==> flow/design.v <==
module alu(
    output[16 - 1:0] data_out,
	 output 							  valid_out,
	 output 							  cmd_out,
	 input [16 - 1:0] data_in,
	 input 							  valid_in,
	 input 							  cmd_in,
	 output 									 amm_read,
	 output[8 - 1:0] amm_address,
	 input [8 - 1:0] amm_readdata,
	 input 									 amm_waitrequest,
	 input[1:0] 							 amm_response,
	 input clk,
	 input rst_n
    );
	reg[2:0] state;
	reg[5:0] nof_operands; 				 
	reg[3:0] opcode; 						 
	reg[7:0] operand[0:63];				 
	reg error;								 
	reg[11:0] result;						 
	reg[5:0] last_index;					 
	reg[5:0] current_index;				 
	reg[5:0] nof;							 
	reg      first_indirect;			 
	reg[7:0] shiftop1, shiftop2;
	wire[1:0] mod = data_in[9:8];		 
	wire[7:0] operand_dir = data_in[7:0];
	wire[7:0] cur_address = operand[current_index];
	wire      bad_address = (cur_address > 'h0F && cur_address < 'h30) || (cur_address > 'h7F && cur_address < 'hA0);
	wire      payload_beat = valid_in && !cmd_in;
	always @(posedge clk) begin
		if(!rst_n) begin
			state <= 3'd0;
		end
		else begin
		case(state)
			3'd0: begin
						if(cmd_in == 1 && valid_in == 1) begin
							opcode <= data_in[11:8];
							nof_operands <= data_in[5:0];
							nof <= data_in[5:0];
							last_index <= 0;
							current_index <= 0;
							first_indirect <= 0;
							shiftop1 <= 0;
							shiftop2 <= 0;
							error <= 0;
							result <= (data_in[11:8] == 1) ? 12'hFFF : 12'h000;
							state <= 3'd1;
							if(data_in[5:0] == 0) begin
								error <= 1;
								state <= 3'd2;
							end
							if(data_in[5:0] != 1 && (data_in[11:8] == 4 || data_in[11:8] == 5 || data_in[11:8] == 6 || data_in[11:8] == 7)) begin
								error <= 1;
								state <= 3'd2;
							end
							if(data_in[5:0] != 2 && (data_in[11:8] == 8 || data_in[11:8] == 9))
								error <= 1;
						end
			end
			3'd1: begin
						if(payload_beat) begin
							if(mod == 2'b00) begin
								case(opcode)
									0: result <= result + operand_dir;
									1: result <= result & operand_dir;
									2:  result <= result | operand_dir;
									3: result <= result ^ operand_dir;
									4: result <= ~{4'b0, operand_dir};
									5: result <= operand_dir + 12'd1;
									6: result <= operand_dir - 12'd1;
									7: result <= ~{4'b0, operand_dir} + 12'd1;
									8, 9: begin
										if(nof == nof_operands) shiftop1 <= operand_dir;
										else shiftop2 <= operand_dir;
									end
									default: ;
								endcase
							end
							if(mod == 2'b01) begin
								operand[last_index] <= operand_dir;
								last_index <= last_index + 1;
								if(nof == nof_operands) first_indirect <= 1;
							end
							nof <= nof - 1;
							if(nof == 1) begin
								if(error || (last_index == 0 && mod != 2'b01))
									state <= 3'd2;
								else
									state <= 3'd4;
							end
						end
			end
			3'd4: begin
				if(bad_address) begin
					error <= 1;
					state <= 3'd2;
				end
				else if(amm_waitrequest == 0) begin
					if(amm_response != 2'b00) begin
						error <= 1;
						state <= 3'd2;
					end
					else begin
						current_index <= current_index + 1;
						case(opcode)
							0: result <= result + amm_readdata;
							1: result <= result & amm_readdata;
							2:  result <= result | amm_readdata;
							3: result <= result ^ amm_readdata;
							4: result <= ~{4'b0, amm_readdata};
							5: result <= amm_readdata + 12'd1;
							6: result <= amm_readdata - 12'd1;
							7: result <= ~{4'b0, amm_readdata} + 12'd1;
							8, 9: begin
								if(first_indirect && current_index == 0) shiftop1 <= amm_readdata;
								else shiftop2 <= amm_readdata;
							end
							default: ;
						endcase
						if(current_index + 1 == last_index)
							state <= 3'd2;
					end
				end
			end
			3'd2: state <= 3'd3;
			default: state <= 3'd0;
		endcase
		end
	end
	reg[16 - 1:0]  		reg_data_out;
	reg 							  		reg_valid_out;
	reg 							  		reg_cmd_out;
	reg[11:0]                     final_result;
	always @(*) begin
		final_result = result;
		if(opcode == 4 || opcode == 7)
			final_result = {4'b0, result[7:0]};
		if(opcode == 8)
			final_result = {4'b0, shiftop1} >> shiftop2;
		if(opcode == 9)
			final_result = {4'b0, shiftop1 << shiftop2};
		if(error == 1)
			final_result = 12'hBAD;
		reg_data_out = 0;
		reg_valid_out = 0;
		reg_cmd_out = 0;
		if(state == 3'd2) begin
			reg_data_out[4] = error;
			reg_data_out[3:0] = opcode;
			reg_valid_out = 1;
			reg_cmd_out = 1;
		end
		if(state == 3'd3) begin
			reg_data_out[11:0] = final_result;
			reg_valid_out = 1;
		end
	end
	assign data_out = reg_data_out;
	assign valid_out = reg_valid_out;
	assign cmd_out = reg_cmd_out;
	assign amm_address = cur_address;
	assign amm_read = (state == 3'd4) && !bad_address;
endmodule
======== From RTL to reports: alu ========
Tool output for the design above before and after an edit, in the order of the flow.
"before" refers to lines of the RTL above, "after" to lines of the edited file.
"difference": "after" minus "before" as printed here. "relative change": 100 x difference / "before".
Operators carry their Yosys type and port widths (W data, S select, Z words).
Cell names lack the library's common part.
Not given: --
set-up
  design top .............................. alu
  clock port .............................. clk
  standard-cell library ................... sky130hd
  library corner .......................... tt_025C_1v80

======== Edit of the RTL ========
The edit as a unified diff against the file above.
A script made this edit. It changes what the design does and was not meant as an optimisation.
begin of diff
@@ -85,5 +85,5 @@
 								if(nof == nof_operands) first_indirect <= 1;
 							end
-							nof <= nof - 1;
+							nof <= nof + 1;
 							if(nof == 1) begin
 								if(error || (last_index == 0 && mod != 2'b01))
end of diff

======== After elaboration ========
Counts by Yosys on the flattened word-level netlist (proc, flatten, opt, wreduce; memories kept). Print and check cells are left out. Cells with the same type and inputs are merged into one.
Yosys's memory passes give these memory sizes; they may raise the number of words (mostly to a power of two), join words into wider ones and drop unused or constant bits.
operators by class
  element                           before  after  difference  relative change (%)
  add/subtract/negate cells         11      11     0           0.00
  multipliers                       0       0      0           --
  divide/modulo/power cells         0       0      0           --
  $lt $le $gt $ge                   4       4      0           0.00
  eq/ne operators                   46      46     0           0.00
  shifts and indexed selects        2       2      0           0.00
  muxes and demuxes                 88      88     0           0.00
  bitwise logic cells               8       8      0           0.00
  reductions and logical operators  39      39     0           0.00
operators by type and width
  cell                   before  after  difference  relative change (%)
  $add A6 B1 Y6 const B  1       2      +1          +100.00
  $sub A6 B1 Y6 const B  1       0      -1          -100.00
Unchanged operator kinds not shown: 62.
storage and ports
  element                          before  after  difference  relative change (%)
  register bits after elaboration  61      61     0           0.00
  latch bits                       0       0      0           --
  bits in writable memories        512     512    0           0.00
  bits in read-only memories       0       0      0           --
  word width x clocked read ports  8       8      0           0.00
  memories                         1       1      0           0.00
  input port bits                  31      31     0           0.00
  output and inout bits            27      27     0           0.00
  word-level cells                 210     210    0           0.00
memories
  element                                  before              after
  words x width with read and write ports  operand 64x8 r1 w1  operand 64x8 r1 w1

======== Longest topological paths ========
Depth = most cells in a row (Yosys ltp): at word level without a register or memory, in the mapped netlist without a sequential cell, where the memories' decode and read muxes count.
logic depth
  element                       before  after  difference  relative change (%)
  depth after elaboration       9       9      0           0.00
  ABC_AREA                      0       0      --          --
  mapped depth                  14      13     -1          -7.14
  depth with buffers taken out  11      11     0           0.00

======== Synthesis result ========
The flow's flattened synthesis, as Yosys stat reports it; memories are mapped. The netlist is that of the ABC_AREA named above (0 if unset); the other value can give another one.
mapped netlist
  element                            before    after     difference  relative change (%)
  cells in the netlist               1,730     1,691     -39         -2.25
  cell area after synthesis (sq um)  26,660.6  26,464.1  -196.5      -0.74
  sequential area (sq um)            17,336.6  17,336.6  0.0         0.00
  flip-flop cells                    581       581       0           0.00
  buffer cells                       107       106       -1          -0.93
cell types
  cell type  before  after  difference  relative change (%)
  a22oi_1    10      32     +22         +220.00
  a21oi_1    69      49     -20         -28.99
  nor2_1     135     120    -15         -11.11
  nand3_1    38      51     +13         +34.21
  nand2_1    103     92     -11         -10.68
  clkbuf_1   63      72     +9          +14.29
  buf_6      11      2      -9          -81.82
  nand4_1    11      20     +9          +81.82
  a31oi_1    14      6      -8          -57.14
  o22ai_1    16      10     -6          -37.50
  nand3b_1   10      4      -6          -60.00
  buf_2      11      6      -5          -45.45
  o21a_1     1       6      +5          +500.00
  nor4_1     11      7      -4          -36.36
  o32ai_1    5       1      -4          -80.00
  a22o_1     4       0      -4          -100.00
  mux4_2     150     147    -3          -2.00
  xnor2_1    39      42     +3          +7.69
Unchanged cell types not shown: 17.
The list need not be complete.

======== Timing after synthesis ========
Path of least setup slack by OpenSTA after synthesis, without wires, with an ideal clock, recovery checks aside; 20% of the period is set as input and as output delay. Where synthesis merged equal registers, the netlist keeps one of their names.
path after synthesis
  element                        before                      after                       difference  relative change (%)
  kind                           register -> output          register -> output          --          --
  start point                    register (no name shown)    register (no name shown)    --          --
  end point                      output port amm_address[0]  output port amm_address[0]  --          --
  clock period (ns)              10.0                        10.0                        0.0         0.00
  arrival (ns)                   2.965                       2.794                       -0.171      -5.77
  slack (ns)                     5.035                       5.206                       +0.171      --
  delay of the path (ns)         2.965                       2.794                       -0.171      -5.77
  stages                         9                           9                           0           0.00
  synthesis period reached (ns)  4.965                       4.794                       -0.171      -3.44
"delay of the path" = arrival - input delay + setup time.
At an output port there is no setup time.
"stages" counts driving pins, that of a launching flip-flop among them; a cell with two outputs on the path counts twice.
"synthesis period reached" is the clock period less the worst setup slack; recovery checks do not enter. This is arithmetic on one report: input and output delays are still those of the set period (20% each).
between the ends, after synthesis, before
  cells stage by stage .................... dfxtp_1 buf_2 buf_2 buf_2 clkbuf_1 buf_1 mux4_2 mux4_2 mux4_2
RTL lines, path after synthesis, before
  element           line  RTL
  end: declaration  9     output[8 - 1:0] amm_address,
before: No chain of elaborated cells between the ends is given.
between the ends, after synthesis, after
  cells stage by stage .................... dfxtp_1 buf_2 buf_4 buf_2 clkbuf_1 buf_1 mux4_2 mux4_2 mux4_2
RTL lines, path after synthesis, after
  element           line  RTL
  end: declaration  9     output[8 - 1:0] amm_address,
after: No chain of elaborated cells between the ends is given.

======== Timing after layout ========
Path of least setup slack in the final report of the runs of set A (OpenROAD, finished layout, wires in). Where an end is a register, its clock arrival counts in the times.
path post-layout
  element            before                    after                     difference  relative change (%)
  kind               register -> output        register -> output        --          --
  start point        register (no name shown)  register (no name shown)  --          --
  end point          output port amm_read      output port amm_read      --          --
  clock period (ns)  10.0                      10.0                      0.0         0.00
  arrival (ns)       4.92                      5.32                      +0.40       +8.13
  slack (ns)         3.08                      2.68                      -0.40       --
  stages             11                        11                        0           0.00
between the ends, post-layout, before
  cells stage by stage .................... dfxtp_4 buf_4 mux4_2 mux2i_1 nand3b_1 a311oi_1 a211o_1 a21oi_1 buf_4 nor2_1 clkdlybuf4s50_1
RTL lines, path post-layout, before
  element           line  RTL
  end: declaration  8     output amm_read,
before: No chain of elaborated cells between the ends is given.
between the ends, post-layout, after
  cells stage by stage .................... dfxtp_4 buf_4 mux4_2 a22oi_1 nand4_1 nand4_1 nand2_1 xnor2_2 nor2_1 nor2_1 clkdlybuf4s50_1
RTL lines, path post-layout, after
  element           line  RTL
  end: declaration  8     output amm_read,
after: No chain of elaborated cells between the ends is given.

======== Measured runs ========
Runs of the flow (Yosys, OpenROAD) on both versions; the two runs of a pair have the same settings. The constraints put input and output delay at 20% of the set period each and load the outputs with 0.01 pF.
flow settings, set A
  CORE_UTILIZATION ........................ 40
  PLACE_DENSITY ........................... 0.6
  period_ns ............................... 10.0
  CAP_MARGIN .............................. 20
  CORE_MARGIN ............................. 2
  SLEW_MARGIN ............................. 20
results, set A
  element                                before    after     difference  relative change (%)
  chip area in the Yosys report (sq um)  26,660.6  26,464.1  -196.5      -0.74
  die outline area (sq um)               68,733.1  68,233.3  -499.8      -0.73
  std-cell area (final layout) (sq um)   29,877.4  29,617.2  -260.2      -0.87
  utilization in the final report        0.454     0.451     -0.003      --
  setup slack of the critical path (ns)  3.078     2.678     -0.400      --
  total negative slack (ns)              0.000     0.000     0.000       --
  post-route worst hold slack (ns)       0.541     0.577     +0.036      --
  achieved clock period (ns)             6.922     7.322     +0.400      +5.78
flow settings, set B
  ABC_AREA ................................ 0
  CELL_PAD_IN_SITES_DETAIL_PLACEMENT ...... 0
  CELL_PAD_IN_SITES_GLOBAL_PLACEMENT ...... 0
  CORE_UTILIZATION ........................ 53
  CTS_CLUSTER_DIAMETER .................... 394
  CTS_CLUSTER_SIZE ........................ 58
  GPL_ROUTABILITY_DRIVEN .................. 0
  GPL_TIMING_DRIVEN ....................... 0
  PLACE_DENSITY ........................... 0.85
  SETUP_SLACK_MARGIN ...................... 0.01
  SLEW_MARGIN ............................. 0
  TNS_END_PERCENT ......................... 70
  period_ns ............................... 7.4
  CAP_MARGIN .............................. 20
  CORE_MARGIN ............................. 2
results, set B
  element                                before    after     difference  relative change (%)
  chip area in the Yosys report (sq um)  26,660.6  26,464.1  -196.5      -0.74
  die outline area (sq um)               52,114.0  51,735.8  -378.2      -0.73
  std-cell area (final layout) (sq um)   28,606.2  28,377.2  -229.0      -0.80
  utilization in the final report        0.574     0.577     +0.003      --
  setup slack of the critical path (ns)  0.335     0.416     +0.081      --
  total negative slack (ns)              0.000     0.000     0.000       --
  post-route worst hold slack (ns)       0.598     0.503     -0.095      --
  achieved clock period (ns)             7.065     6.984     -0.081      -1.15
"achieved clock period" is the run's clock period less its worst setup slack. It is reckoned from that one timing run; input and output delays stay at 20% of the period that was set.
